==> flow/design.v <==
module ula(clock,rst,a,b,r,op,sb,sa,enable,sinA, sinB);
	input [7:0]a;
	input [7:0]b;
	input op;
	input clock;
	input rst;
	output reg [8:0]r;
	output sa, sb;
	input sinA;
	input sinB;
	reg saa;
	reg sbb;
	reg sinal;
	input enable;
	reg [6:0]aa;
	reg [6:0]bb;
	reg [7:0]rr;
	reg [7:0]rr_n;
	reg sinal_n;
	always @(*) begin
		saa = sinA;
		sbb = sinB;
		aa = a[6:0];
		bb = b[6:0];
		rr_n = rr;
		sinal_n = sinal;
		case(op)
			0: begin
				if(saa == 0 && sbb == 0)begin
					rr_n = aa + bb;
					sinal_n = 0;
				end
				if(saa == 1 && sbb == 0)begin
					if(aa > bb)begin
						rr_n = aa - bb;
						sinal_n = saa;
					end
					else begin
						rr_n = bb - aa;
						sinal_n = sbb;
					end
				end
				if(saa == 0 && sbb == 1)begin
					if(aa > bb)begin
						rr_n = aa - bb;
						sinal_n = saa;
					end
					else begin
						rr_n = bb - aa;
						sinal_n = sbb;
					end
				end
				if(saa == 1 && sbb == 1)begin
					rr_n = aa + bb;
					sinal_n = 1;
				end
			end	
			1: begin
			sbb = ~sbb;
			if(saa == 0 && sbb == 0)begin
					rr_n = aa + bb;
					sinal_n = 0;
				end
				if(saa == 1 && sbb == 0)begin
					if(aa > bb)begin
						rr_n = aa - bb;
						sinal_n = saa;
					end
					else begin
						rr_n = bb - aa;
						sinal_n = sbb;
					end
				end
				if(saa == 0 && sbb == 1)begin
					if(aa > bb)begin
						rr_n = aa - bb;
						sinal_n = saa;
					end
					else begin
						rr_n = bb - aa;
						sinal_n = sbb;
					end
				end
				if(saa == 1 && sbb == 1)begin
					rr_n = aa + bb;
					sinal_n = 1;
				end
			end	
		endcase
	end
	always @(posedge clock) begin
		if (rst) begin
			rr <= 0;
			sinal <= 0;
		end
		else begin
			rr <= rr_n;
			sinal <= sinal_n;
		end
	end
	always @(posedge clock) begin
		if (rst) begin
			r <= 0;
		end
		else if (rr==0) begin
			r[8] <= 1;
			r[7:0] <= rr;
		end
		else begin
			r[8] <= ~sinal;
			r[7:0] <= rr;
		end
	end
	assign sa = saa;
	assign sb = sbb;
endmodule
module bcdout(saida,saida1,saida2,in,enable);
	input [8:0] in;
	output reg [6:0]saida;
	output reg [6:0]saida1;
	output reg [6:0]saida2;
	input enable;
	reg sinal;
	reg [7:0]uni;
	reg [7:0]dez;
	reg [7:0]dezz;
	reg [7:0]cen;
	reg [6:0] su, sd, sc;
	reg [7:0] aux;
	always @(*) begin
		sinal = 0;
		aux = 0;
		uni = 0;
		dezz = 0;
		dez = 0;
		cen = 0;
		if (enable) begin
			sinal = in[8];
			aux[7:0] = in[7:0];
			uni = aux%10;
			dezz = aux%100;
			dez = dezz/10;
			cen = aux/100;
			case(uni)
				8'b00000000: 
					saida = 7'b0000001;
	            8'b00000001: 
					saida = 7'b1001111;
	            8'b00000010: 
					saida = 7'b0010010;
	            8'b00000011: 
					saida = 7'b0000110;
	            8'b00000100: 
					saida = 7'b1001100;
	            8'b00000101: 
					saida = 7'b0100100;
	            8'b00000110: 
					saida = 7'b0100000;
	            8'b00000111: 
					saida = 7'b0001111;
	            8'b00001000: 
					saida = 7'b0000000;
	            8'b00001001: 
					saida = 7'b0000100;
				default:
					saida = 7'b1111110;
        endcase
        		case(dez)
				8'b00000000: 
					saida1 = 7'b0000001;
	            8'b00000001: 
					saida1 = 7'b1001111;
	            8'b00000010: 
					saida1 = 7'b0010010;
	            8'b00000011: 
					saida1 = 7'b0000110;
	            8'b00000100: 
					saida1 = 7'b1001100;
	            8'b00000101: 
					saida1 = 7'b0100100;
	            8'b00000110: 
					saida1 = 7'b0100000;
	            8'b00000111: 
					saida1 = 7'b0001111;
	            8'b00001000: 
					saida1 = 7'b0000000;
	            8'b00001001: 
					saida1 = 7'b0000100;
				default:
					saida1 = 7'b1111110;
        endcase
        case(cen)
				8'b00000000: 
					saida2 = 7'b0000001;
	            8'b00000001: 
					saida2 = 7'b1001111;
				8'b00000010: 
					saida2 = 7'b0010010;
				default:
					saida2 = 7'b1111110;
        endcase
		end
		else begin
				saida = 7'b1111111;
				saida1 = 7'b1111111;
				saida2 = 7'b1111111;
			end	
	end
endmodule
module Remoto(clk,rst,entrada,comando,su,sd,suB,sdB,saida_1,saida1_1,saida2_1,soma_result_1,sinal_A,sinal_B);
parameter inicia            = 2'b00;   
parameter inicia_1          = 2'b01;    
parameter leitura           = 2'b10; 
parameter zera_B    = 3'b010;
parameter zera_tudo = 3'b011;
parameter soma      = 3'b100;
parameter sub       = 3'b101;
parameter muda_sinal= 3'b110;
parameter  DESLIGADO = 0;
parameter  ESPERA = 1;
parameter limite_um      =  4095; 
parameter lid_zero      =  3594;  
parameter  RECEBE_A_DEZ = 2;
parameter  RECEBE_A_UNI = 3;
parameter  MUDA_SINAL_A = 4;
parameter  RECEBE_A_DEZ_B = 5;
parameter  RECEBE_A_UNI_B = 6;
parameter  MUDA_SINAL_B = 7;
parameter  ZERA_TUDO = 8;	
parameter lid_um  			=  3281;  
parameter tempo_zero      =  648;
parameter tempo_bit  =  312;
input         clk;      
input         rst;
input         entrada;    
output reg [7:0] comando;
output reg[6:0] su;
output reg[6:0] sd;
output reg[6:0] suB;
output reg[6:0] sdB; 
wire [8:0] soma_result;
output reg [8:0] soma_result_1;
reg [4:0] estado_m;
reg [7:0] vetorA;
reg [7:0] vetorA_aux;
reg [7:0] vetorA_2;
reg [7:0] vetorA_1;
reg [7:0] vetorB;
reg [7:0] vetorB_aux;
reg [7:0] vetorB_1;
reg [7:0] vetorB_2;
reg on;
output reg sinal_A;
output reg sinal_B;
reg    [11:0] contado_inicial;            
reg           contado_inicial_flag;      
reg [26:0]delay;
reg [2:0]op;
wire [6:0] saida;
wire [6:0] saida1;
wire [6:0] saida2;
output [6:0] saida_1;
output [6:0] saida1_1;
output [6:0] saida2_1;
reg    [11:0] contador_inicial;           
reg           contador_inicial_flag;    
reg    [11:0] contagem;           
reg           contagem_flag;     
reg     [5:0] bitcount;              
reg     [1:0] estado;             
reg    [31:0] dados_control;        
reg nova_mensagem;
reg    [8:0] sr;
reg   [26:0] dl;        
assign saida_1 = saida;
assign saida1_1 = saida1;
assign saida2_1 = saida2;
ula G1(.clock(clk),.rst(rst),.a(vetorA),.b(vetorB),.r(soma_result),.op(op), .enable(on), .sinA(sinal_A),.sinB(sinal_B));
bcdout G2(.saida(saida),.saida1(saida1),.saida2(saida2),.in(soma_result_1),.enable(on));
always @(posedge clk )
if (rst)
			 contado_inicial <= 0;
else if ((estado == inicia) && !entrada)
			 contado_inicial <= contado_inicial + 1'b1;
		else                           
			 contado_inicial <= 0;	              		 	
always @(posedge clk)	
if (rst)
			 contador_inicial <= 0;
else if ((estado == inicia_1) && entrada)
			 contador_inicial <= contador_inicial + 1'b1;
		else  
			 contador_inicial <= 0;	            		 	
always @(posedge clk )
if (rst)
			 contagem <= 0;
else if ((estado == leitura) && entrada)
			 contagem <= contagem + 1'b1;
		else
			 contagem <= 1'b0;        
always @(posedge clk)
if (rst)
	     bitcount <= 6'b0;
else if (estado == leitura)
		begin
			if (contagem == tempo_bit)
					bitcount <= bitcount + 1'b1; 
		end   
	  else
	     bitcount <= 6'b0;
always @(posedge clk) 
		if (rst)
			estado <= inicia;
		else
			case (estado)
 			    inicia  : if (contado_inicial > lid_zero)  
			  	              estado <= inicia_1; 
			    inicia_1: if (contador_inicial > lid_um)
			  	              estado <= leitura;
			    leitura : if ((contagem >= limite_um) || (bitcount >= 33))
			  					      estado <= inicia;
	        default  : estado <= inicia; 
			 endcase
always @(posedge clk)
	  if (rst)
			 dados_control <= 0;
	  else if (estado == leitura)
		begin
			 if (contagem >= tempo_zero) 
			    dados_control[bitcount-1'b1] <= 1'b1;  
		end
		else
			 dados_control <= 0;
always @(posedge clk)
	  if (rst) begin
			comando <= 0;
			nova_mensagem <= 1'b0;
	  end
	  else if (bitcount == 32) begin
			 if (dados_control[31:24] == ~dados_control[23:16])
			 begin		
				comando[7:0] <= dados_control[23:16]; 
			 	nova_mensagem <= 1'b1;
			 end
			 else
				  nova_mensagem <= 1'b0 ;
		end
		else begin
			nova_mensagem <= 1'b0 ;
		end
always @(posedge clk) begin
	sr = soma_result_1;
	dl = delay;
	if (rst) begin
		estado_m <= DESLIGADO;
		on <= 0;
		op <= 1;
		vetorA <= 8'b11111111;
		vetorB <= 8'b11111111;
		sinal_A <= 0;
		sinal_B <= 0;
		soma_result_1 <= 0;
		delay <= 0;
	end
	else begin
	if(sr==0)begin
		sr=9'b000000000;
	end
	else if(!on && sr[8]==0) begin
		sr[8]=1'b1;
	end
	case(estado_m)
		DESLIGADO: begin
				if(comando == 8'b00010010 && nova_mensagem)begin
					estado_m <= ESPERA;
					on <= 1;
					vetorA<=0;
					vetorB<=0;
					op<=0;
					if(soma_result==0)begin
						sr=9'b000000000;
					end
				end
			end
		ESPERA:begin
				if(comando == 8'b00010010 && nova_mensagem)begin 
					vetorA<=8'b11111111;
					vetorB<=8'b11111111;
					sr = 9'b100000000;
					estado_m <= DESLIGADO;
					on<=0;
				end
				else if(comando == 8'b00001111)begin  
					estado_m <=  RECEBE_A_DEZ;
					vetorA<=0;
					sinal_A<=0;
					sr = 9'b100000000;
				end
				else if(comando == 8'b00010000)begin  
					estado_m <=  ZERA_TUDO;
					vetorA<=0;
					vetorB<=0;
					sinal_A<=0;
					sinal_B<=0;
					sr = 9'b100000000;
				end
				else if(comando == 8'b00010011)begin 
					estado_m <= RECEBE_A_DEZ_B;
					vetorB<=0;
					sinal_B<=0;
					sr = 9'b100000000;
				end
				else if(comando == 8'b00011010)begin 
					op<=0;
					if(soma_result==0)begin
						sr=9'b000000000;
					end
					else begin
						sr = soma_result;
					end
				end
				else if(comando == 8'b00011110)begin 
					op<=1;
					if(soma_result==0)begin
						sr=9'b000000000;
					end
					else begin
					sr = soma_result;
					end
				end
			end
		ZERA_TUDO:begin
				estado_m <= RECEBE_A_DEZ;
				sr = 9'b100000000;
		end
		RECEBE_A_DEZ_B:begin
				if(comando >= 0 && comando < 10)begin
					vetorB <=comando;
					sinal_B <=0;
					estado_m <= RECEBE_A_UNI_B;
					dl = 0;
				end
			end	
		RECEBE_A_DEZ:begin
				if(comando >= 0 && comando < 10)begin
					vetorA <= comando;
					sinal_A <=0;
					estado_m <= RECEBE_A_UNI;
					dl = 0;
				end
			end	
		RECEBE_A_UNI:begin
			dl = dl + 1'b1;
				if((dl > 78125 && (comando >= 0 && comando < 10)) && nova_mensagem)begin
					vetorA<=vetorA * 10 + comando;
					estado_m <= MUDA_SINAL_A;
					dl = 0;
				end
				else if((dl > 78125 && comando > 9) && nova_mensagem)begin
					estado_m <= MUDA_SINAL_A;
					dl = 0;
				end
			end
		RECEBE_A_UNI_B:begin
			dl = dl + 1'b1;
				if((dl > 78125 && (comando >= 0 && comando < 10)) && nova_mensagem)begin
					vetorB<=vetorB * 10 + comando;
					estado_m <= MUDA_SINAL_B;
					dl = 0;
				end
				else if((dl > 78125 && comando > 9) && nova_mensagem)begin
					estado_m <= MUDA_SINAL_B;
					dl = 0;
				end
			end
		MUDA_SINAL_A:begin
			if(comando == 8'b00001100)begin
				sinal_A<=~sinal_A;
				estado_m <=ESPERA;
			end
			else if(comando > 9 && comando != 8'b00001100)begin
				estado_m <=ESPERA;
			end
		end
		MUDA_SINAL_B:begin
			if(comando == 8'b00001100 )begin
				sinal_B<=~sinal_B;
				estado_m <=ESPERA;
			end
			else if(comando > 9 && comando != 8'b00001100)begin
				estado_m <=ESPERA;
			end
		end
	endcase	
	soma_result_1 <= sr;
	delay <= dl;
	end
end
always @(*) begin
		vetorA_1 = 0;
		vetorA_2 = 0;
		su = 7'b1111111;
		sd = 7'b1111111;
		if(vetorA > 200) begin
			su = 7'b1111111;
			sd = 7'b1111111;
		end
		else begin
			vetorA_1 = vetorA%10;
			vetorA_2 = vetorA/10;
			case(vetorA_1)
				0: 
					su = 7'b0000001;
	            1: 
					su = 7'b1001111;
	            2: 
					su = 7'b0010010;
	            3: 
					su = 7'b0000110;
	            4: 
					su = 7'b1001100;
	            5: 
					su = 7'b0100100;
	            6: 
					su = 7'b0100000;
	            7: 
					su = 7'b0001111;
	            8: 
					su = 7'b0000000;
	            9: 
					su = 7'b0000100;
        endcase
	        case(vetorA_2)
		        	0: 
		        		sd = 7'b0000001;
			        1: 
			        	sd = 7'b1001111;
			        2: 
			        	sd = 7'b0010010;
			        3: 
			        	sd = 7'b0000110;
			        4: 
			        	sd = 7'b1001100;
			        5: 
			        	sd = 7'b0100100;
			        6: 
			        	sd = 7'b0100000;
			        7: 
			        	sd = 7'b0001111;
			        8: 
			        	sd = 7'b0000000;
			        9: 
			        	sd = 7'b0000100;
			endcase
		end	
	end
	always @(*) begin
		vetorB_1 = 0;
		vetorB_2 = 0;
		suB = 7'b1111111;
		sdB = 7'b1111111;
		if(vetorB > 200) begin
			suB = 7'b1111111;
			sdB = 7'b1111111;
		end
		else begin
			vetorB_1 = vetorB%10;
			vetorB_2 = vetorB/10;
			case(vetorB_1)
					0: 
						suB = 7'b0000001;
		            1: 
						suB = 7'b1001111;
		            2: 
						suB = 7'b0010010;
		            3: 
						suB = 7'b0000110;
		            4: 
						suB = 7'b1001100;
		            5: 
						suB = 7'b0100100;
		            6: 
						suB = 7'b0100000;
		            7: 
						suB = 7'b0001111;
		            8: 
						suB = 7'b0000000;
		            9: 
						suB = 7'b0000100;
	        endcase
	        case(vetorB_2)
		        	0: 
		        		sdB = 7'b0000001;
			        1: 
			        	sdB = 7'b1001111;
			        2: 
			        	sdB = 7'b0010010;
			        3: 
			        	sdB = 7'b0000110;
			        4: 
			        	sdB = 7'b1001100;
			        5: 
			        	sdB = 7'b0100100;
			        6: 
			        	sdB = 7'b0100000;
			        7: 
			        	sdB = 7'b0001111;
			        8: 
			        	sdB = 7'b0000000;
			        9: 
			        	sdB = 7'b0000100;
			endcase
		end
	end	
endmodule
======== Reports on Remoto ========
What the tools print for Remoto, step after step.
Line numbers count from 1 in the design file above.
Operators: Yosys type, input widths -> output width; for muxes data width and select width s.
Cell names lack the library's common part.
The mark - stands for no value.
set-up
  design top .............................. Remoto
  clock port .............................. clk
  library ................................. sky130hd
  corner .................................. tt_025C_1v80

======== Word level ========
Source: Yosys, flattened and elaborated, memories not mapped. Widths are those after wreduce. Registers that Yosys merges into a memory's read port (data or address) are not register bits. Print and check cells do not count.
Yosys's memory passes give these memory sizes; they may raise the number of words (mostly to a power of two), join words into wider ones and drop unused or constant bits.
operators by class
  reductions and logical operators ........ 56
  multiply operators ...................... 2
  bitwise logic cells ..................... 14
  divide/modulo/power cells ............... 8
  magnitude comparators ................... 12
  mux-type cells .......................... 108
  shift-type cells ........................ 1
  equality and inequality tests ........... 51
  add/subtract/negate cells ............... 12
operator list
  kind                    count
  $div 8x4->32 const B    3
  $mod 8x4->32 const B    3
  $div 8x7->32 const B    1
  $mod 8x7->32 const B    1
  $mux 8                  21
  $mux 7                  13
  $mux 27                 3
  $mux 9                  9
  $mux 5                  13
  $pmux 8 s4              2
  $pmux 27 s2             1
  $mul 8x3->7 const B     2
  $eq 8x5->1 const B      5
  $pmux 5 s8              1
  $add 12x1->12 const B   3
  $mux 1                  33
  $shift 1x7->32 const A  1
  $and 32x32->32          1
  $or 32x32->32           1
  $not 32->32             1
  $ne 2x2->1 const B      15
  $add 27x1->27 const B   1
  $gt 27x17->1 const B    1
  $pmux 9 s3              1
  $gt 12x12->1 const B    2
  $logic_not 4->1         6
  $pmux 7 s3              1
  $eq 5x3->1 const B      4
Other operator kinds: 57; their cells: 115.
bit counts
  ROM bits ................................ 672
  input bits .............................. 3
  memories kept ........................... 6
  register bits ........................... 164
  cells after elaboration ................. 291
  output and inout port bits .............. 68
memory list
  memory           words  bits a word  rd ports  write ports  RTL line  source
  (no name shown)  16     7            1         0            569       case(vetorB_1)
  (no name shown)  16     7            1         0            591       case(vetorB_2)
  (no name shown)  16     7            1         0            511       case(vetorA_1)
  (no name shown)  16     7            1         0            533       case(vetorA_2)
  (no name shown)  16     7            1         0            144       case(uni)
  (no name shown)  16     7            1         0            168       case(dez)

======== Longest topological paths ========
Depth = most cells in a row (Yosys ltp): at word level without a register or memory, in the mapped netlist without a sequential cell, where the memories' decode and read muxes count.
depth
  depth in word-level cells ............... 11
  ABC_AREA ................................ 0
  depth in mapped cells ................... 28
  depth with buffers taken out ............ 26

======== After synthesis ========
The flow's flattened synthesis, as Yosys stat reports it; memories are mapped. The netlist is that of the ABC_AREA named above (0 if unset); the other value can give another one.
cell types
  cell type  count  area in all (um^2)
  dfxtp_1    153    3.06E+03
  ha_1       120    1501.44
  nor2_1     204    765.734
  a21oi_1    125    625.6
  o21ai_0    125    625.6
  nand2_1    154    578.054
  xnor2_1    59     516.746
  xor2_1     52     455.437
  nand3_1    65     325.312
  mux2i_1    29     290.278
  inv_1      71     266.506
  nor3_1     52     260.25
  o31ai_1    32     240.23
  clkbuf_1   61     228.97
  a21o_1     25     187.68
  and3_1     27     168.912
  a221oi_1   19     166.41
  nor2b_1    26     162.656
Not listed: further types 83, cells in them 387.
mapped netlist
  sequential area ......................... 0.0030629 mm^2
  buffers ................................. 87
  mapped cells ............................ 1786
  chip area (Yosys) ....................... 0.0135342 mm^2
  mapped flip-flops ....................... 153
By module: a second synthesis without flattening, with its own total; a netlist apart from the flattened one above.
unflattened totals
  cell total of the unflattened synthesis .. 2001
  area (unflattened synthesis) ............ 0.0152246 mm^2
Rows give one instance, submodules left out.
by module
  module  instances  cells  seq. area (mm^2)  area (mm^2)
  Remoto  1          1362   0.0027026         0.0106903
  bcdout  1          442    0                 0.002909
  ula     1          197    0.0003603         0.0016253

======== Worst setup path after synthesis ========
Path of least setup slack by OpenSTA after synthesis, without wires, with an ideal clock, recovery checks aside; 20% of the period is set as input and as output delay. Where synthesis merged equal registers, the netlist keeps one of their names.
timing after synthesis
  kind .................................... register to output
  start ................................... register soma_result_1[4]
  end ..................................... output port saida1_1[5]
  output delay ............................ 2.800 ns
  data required time ...................... 11.200 ns
  launch time at the first pin ............ 0.000 ns
  driving pins on the path ................ 27
  arrival ................................. 5.686 ns
  period .................................. 14.0 ns
  path slack .............................. 5.514 ns
  delay of the path ....................... 5.686 ns
  path buffers ............................ 2
  synthesis period reached ................ 8.486 ns
"delay of the path" is the arrival time less input delay plus setup time.
A path that ends at an output port has no setup time.
"driving pins on the path" counts driving pins, that of a launching flip-flop among them; a cell with two outputs on the path counts twice.
"synthesis period reached" is the clock period less the worst setup slack; recovery checks do not enter. This is arithmetic on one report: input and output delays are still those of the set period (20% each).
The rows between start and end are the longest chain of elaborated cells between them; the timing report does not say that the signal goes this way. Where chains are equally long, one stands for them.
Each line given opens the expression or statement behind the cell; cells for indexed reads and writes are added by Yosys, which also makes memories of some case tables.
A memory read counts as a cell of the chain, while the word-level depth stops at memories.
on the way, after synthesis
  path through ............................ dfxtp_1 -> buf_4 -> inv_1 -> ha_1 -> or2_1 -> a21oi_2 -> inv_1 -> ha_1 -> o31ai_1 -> nor4_1 -> nor2_1 -> ha_1 -> or3_1 -> ha_1 -> o21ai_0 -> o211ai_1 -> a211o_1 -> buf_2 -> maj3_2 -> mux2_2 -> a221o_1 -> o21ai_2 -> inv_1 -> ha_1 -> inv_1 -> a21boi_0 -> o21ai_0
  cells in the longest elaborated chain ... 5
  elaborated cells between the ends (all ways) .. 6
  RTL lines with such cells ............... 4
  classes of those cells .................. 2 x div; 2 x mux; 1 x reduce/logical; 1 x memory
ends and longest elaborated chain, after synthesis
  what                RTL line  source
  start: declaration  242       output reg [8:0] soma_result_1;
  start: assignment   362       soma_result_1 <= 0;
  start: assignment   495       soma_result_1 <= sr;
  $mod 8x7->32        141       dezz = aux%100;
  $div 8x4->32        142       dez = dezz/10;
  $mem_v2 16x7        168       case(dez)
  $mux 7              168
  $mux 7              137       if (enable) begin
  end: declaration    263       output [6:0] saida1_1;

======== Worst path after layout ========
From the final timing report of entry A: the path of least setup slack in the routed layout; clock arrival at registers is part of the times.
timing after layout
  kind .................................... register to output
  start ................................... register soma_result_1[4]
  end ..................................... output port saida1_1[5]
  path buffers ............................ 1
  data required time ...................... 11.92 ns
  driving pins on the path ................ 26
  output delay ............................ 2.98 ns
  launch time at the first pin ............ 0.42 ns
  arrival ................................. 8.03 ns
  path slack .............................. 3.89 ns
  period .................................. 14.9 ns
The rows between start and end are the longest chain of elaborated cells between them; the timing report does not say that the signal goes this way. Where chains are equally long, one stands for them.
A memory read counts as a cell of the chain, while the word-level depth stops at memories.
on the way, after layout
  path through ............................ dfxtp_1 -> inv_1 -> ha_1 -> or2_1 -> a21oi_2 -> inv_1 -> ha_1 -> o31ai_1 -> nor4_1 -> nor2_1 -> ha_1 -> or3_1 -> ha_1 -> o21ai_0 -> o211ai_1 -> nor2_1 -> o22a_1 -> mux2_2 -> a221o_1 -> o21ai_2 -> inv_1 -> ha_1 -> inv_1 -> a21boi_0 -> o21ai_0 -> clkdlybuf4s50_1
  cells in the longest elaborated chain ... 5
  elaborated cells between the ends (all ways) .. 6
  RTL lines with such cells ............... 4
  classes of those cells .................. 2 x div; 2 x mux; 1 x reduce/logical; 1 x memory
ends and longest elaborated chain, after layout
  what                RTL line  source
  start: declaration  242       output reg [8:0] soma_result_1;
  start: assignment   362       soma_result_1 <= 0;
  start: assignment   495       soma_result_1 <= sr;
  $mod 8x7->32        141       dezz = aux%100;
  $div 8x4->32        142       dez = dezz/10;
  $mem_v2 16x7        168       case(dez)
  $mux 7              168
  $mux 7              137       if (enable) begin
  end: declaration    263       output [6:0] saida1_1;

FLOW RESULTS
============

4 stored runs of Remoto in the flow (synthesis by Yosys, layout by OpenROAD, sky130hd cells), in arbitrary order. Constraints: input delay and output delay 20% of the set period each, output load 0.01 pF.
"clock period achieved" = clock period - worst setup slack. The figure is calculated, with input and output delays left at 20% of the set period.
"allowed time less slack (worst setup path)" means the part of the period allowed to the worst setup path (the constraints hold back 20% at inputs and 20% at outputs) less its slack; where the path has registers, the arrival times of their clocks count too.
"total power after layout" rests on the timing tool's default activity at the inputs, not on a simulated workload.

======== entry A ========
==> flow/run.sh <==
#!/bin/bash
# the make line also repeats the synthesis and layout settings of config.mk as NAME=value (left out here)
make -C /OpenROAD-flow-scripts/flow DESIGN_CONFIG=/design/flow/config.mk WORK_HOME=/design/flow/orfs CLKGATE_MAP_FILE= finish
==> flow/config.mk <==
export PLATFORM = sky130hd
export DESIGN_NAME = Remoto
export DESIGN_NICKNAME = Remoto
export VERILOG_FILES = /design/flow/design.v
export SDC_FILE = /design/flow/constraint.sdc
export NUM_CORES = 4
export LEC_CHECK = 0
export CAP_MARGIN = 20
export CORE_MARGIN = 2
export CORE_UTILIZATION = 40
export SLEW_MARGIN = 20
==> flow/constraint.sdc <==
create_clock -name core_clock -period 14.9 [get_ports {clk}]
set_input_delay 2.9800 -clock core_clock [delete_from_list [all_inputs] [get_ports {clk}]]
set_output_delay 2.9800 -clock core_clock [all_outputs]
set_load 0.01 [all_outputs]

-------- measured, entry A --------
  worst setup slack after layout .......... 3.894 ns
  total power after layout ................ 0.8556 mW
  post-route worst hold slack ............. 0.430 ns
  summed negative setup slack ............. 0.000 ns
  clock period achieved ................... 11.006 ns
  post-layout utilization ................. 45.1 %
  full die area ........................... 0.0353233 mm^2
  post-synthesis cell area ................ 0.0135342 mm^2
  allowed time less slack (worst setup path) .. 8.03 ns
  critical path type ...................... register to output
  standard-cell area of the final layout .. 0.0150957 mm^2

======== entry B ========
==> flow/run.sh <==
#!/bin/bash
# the make line also repeats the synthesis and layout settings of config.mk as NAME=value (left out here)
make -C /OpenROAD-flow-scripts/flow DESIGN_CONFIG=/design/flow/config.mk WORK_HOME=/design/flow/orfs CLKGATE_MAP_FILE= finish
==> flow/config.mk <==
export PLATFORM = sky130hd
export DESIGN_NAME = Remoto
export DESIGN_NICKNAME = Remoto
export VERILOG_FILES = /design/flow/design.v
export SDC_FILE = /design/flow/constraint.sdc
export NUM_CORES = 4
export LEC_CHECK = 0
export CAP_MARGIN = 20
export CORE_MARGIN = 2
export CORE_UTILIZATION = 40
export SLEW_MARGIN = 20
==> flow/constraint.sdc <==
create_clock -name core_clock -period 11.0 [get_ports {clk}]
set_input_delay 2.2000 -clock core_clock [delete_from_list [all_inputs] [get_ports {clk}]]
set_output_delay 2.2000 -clock core_clock [all_outputs]
set_load 0.01 [all_outputs]

-------- measured, entry B --------
  full die area ........................... 0.0353233 mm^2
  allowed time less slack (worst setup path) .. 8.07 ns
  critical path type ...................... register to output
  summed negative setup slack ............. 0.000 ns
  post-layout utilization ................. 45.0 %
  clock period achieved ................... 10.268 ns
  standard-cell area of the final layout .. 0.0150532 mm^2
  post-synthesis cell area ................ 0.0135342 mm^2
  worst setup slack after layout .......... 0.732 ns
  post-route worst hold slack ............. 0.434 ns
  total power after layout ................ 1.111 mW

======== entry C ========
==> flow/run.sh <==
#!/bin/bash
# the make line also repeats the synthesis and layout settings of config.mk as NAME=value (left out here)
make -C /OpenROAD-flow-scripts/flow DESIGN_CONFIG=/design/flow/config.mk WORK_HOME=/design/flow/orfs CLKGATE_MAP_FILE= finish
==> flow/config.mk <==
export PLATFORM = sky130hd
export DESIGN_NAME = Remoto
export DESIGN_NICKNAME = Remoto
export VERILOG_FILES = /design/flow/design.v
export SDC_FILE = /design/flow/constraint.sdc
export NUM_CORES = 4
export LEC_CHECK = 0
export CAP_MARGIN = 5
export CELL_PAD_IN_SITES_DETAIL_PLACEMENT = 2
export CORE_ASPECT_RATIO = 0.59
export CORE_MARGIN = 2
export CORE_UTILIZATION = 31
export MIN_ROUTING_LAYER = met2
export PLACE_DENSITY = 0.48
export SLEW_MARGIN = 5
export TNS_END_PERCENT = 20
==> flow/constraint.sdc <==
create_clock -name core_clock -period 12.7 [get_ports {clk}]
set_input_delay 2.5400 -clock core_clock [delete_from_list [all_inputs] [get_ports {clk}]]
set_output_delay 2.5400 -clock core_clock [all_outputs]
set_load 0.01 [all_outputs]

-------- measured, entry C --------
  worst setup slack after layout .......... 1.586 ns
  total power after layout ................ 0.9905 mW
  post-route worst hold slack ............. 0.451 ns
  summed negative setup slack ............. 0.000 ns
  post-layout utilization ................. 35.5 %
  standard-cell area of the final layout .. 0.0151958 mm^2
  post-synthesis cell area ................ 0.0135342 mm^2
  full die area ........................... 0.0454047 mm^2
  clock period achieved ................... 11.114 ns
  allowed time less slack (worst setup path) .. 8.57 ns
  critical path type ...................... register to output

======== entry D ========
==> flow/run.sh <==
#!/bin/bash
# the make line also repeats the synthesis and layout settings of config.mk as NAME=value (left out here)
make -C /OpenROAD-flow-scripts/flow DESIGN_CONFIG=/design/flow/config.mk WORK_HOME=/design/flow/orfs CLKGATE_MAP_FILE= finish
==> flow/config.mk <==
export PLATFORM = sky130hd
export DESIGN_NAME = Remoto
export DESIGN_NICKNAME = Remoto
export VERILOG_FILES = /design/flow/design.v
export SDC_FILE = /design/flow/constraint.sdc
export NUM_CORES = 4
export LEC_CHECK = 0
export CAP_MARGIN = 5
export CELL_PAD_IN_SITES_DETAIL_PLACEMENT = 2
export CORE_ASPECT_RATIO = 0.59
export CORE_MARGIN = 2
export CORE_UTILIZATION = 31
export GPL_ROUTABILITY_DRIVEN = 0
export GPL_TIMING_DRIVEN = 0
export HOLD_SLACK_MARGIN = 0.26
export MIN_ROUTING_LAYER = met1
export PLACE_DENSITY_LB_ADDON = 0.05
export SETUP_SLACK_MARGIN = -0.8
export SLEW_MARGIN = 5
export TNS_END_PERCENT = 20
==> flow/constraint.sdc <==
create_clock -name core_clock -period 12.7 [get_ports {clk}]
set_input_delay 2.5400 -clock core_clock [delete_from_list [all_inputs] [get_ports {clk}]]
set_output_delay 2.5400 -clock core_clock [all_outputs]
set_load 0.01 [all_outputs]

-------- measured, entry D --------
  post-route worst hold slack ............. 0.430 ns
  worst setup slack after layout .......... 2.453 ns
  post-layout utilization ................. 36.4 %
  clock period achieved ................... 10.247 ns
  summed negative setup slack ............. 0.000 ns
  total power after layout ................ 1.046 mW
  standard-cell area of the final layout .. 0.0155637 mm^2
  post-synthesis cell area ................ 0.0135342 mm^2
  allowed time less slack (worst setup path) .. 7.71 ns
  critical path type ...................... register to output
  full die area ........................... 0.0454047 mm^2
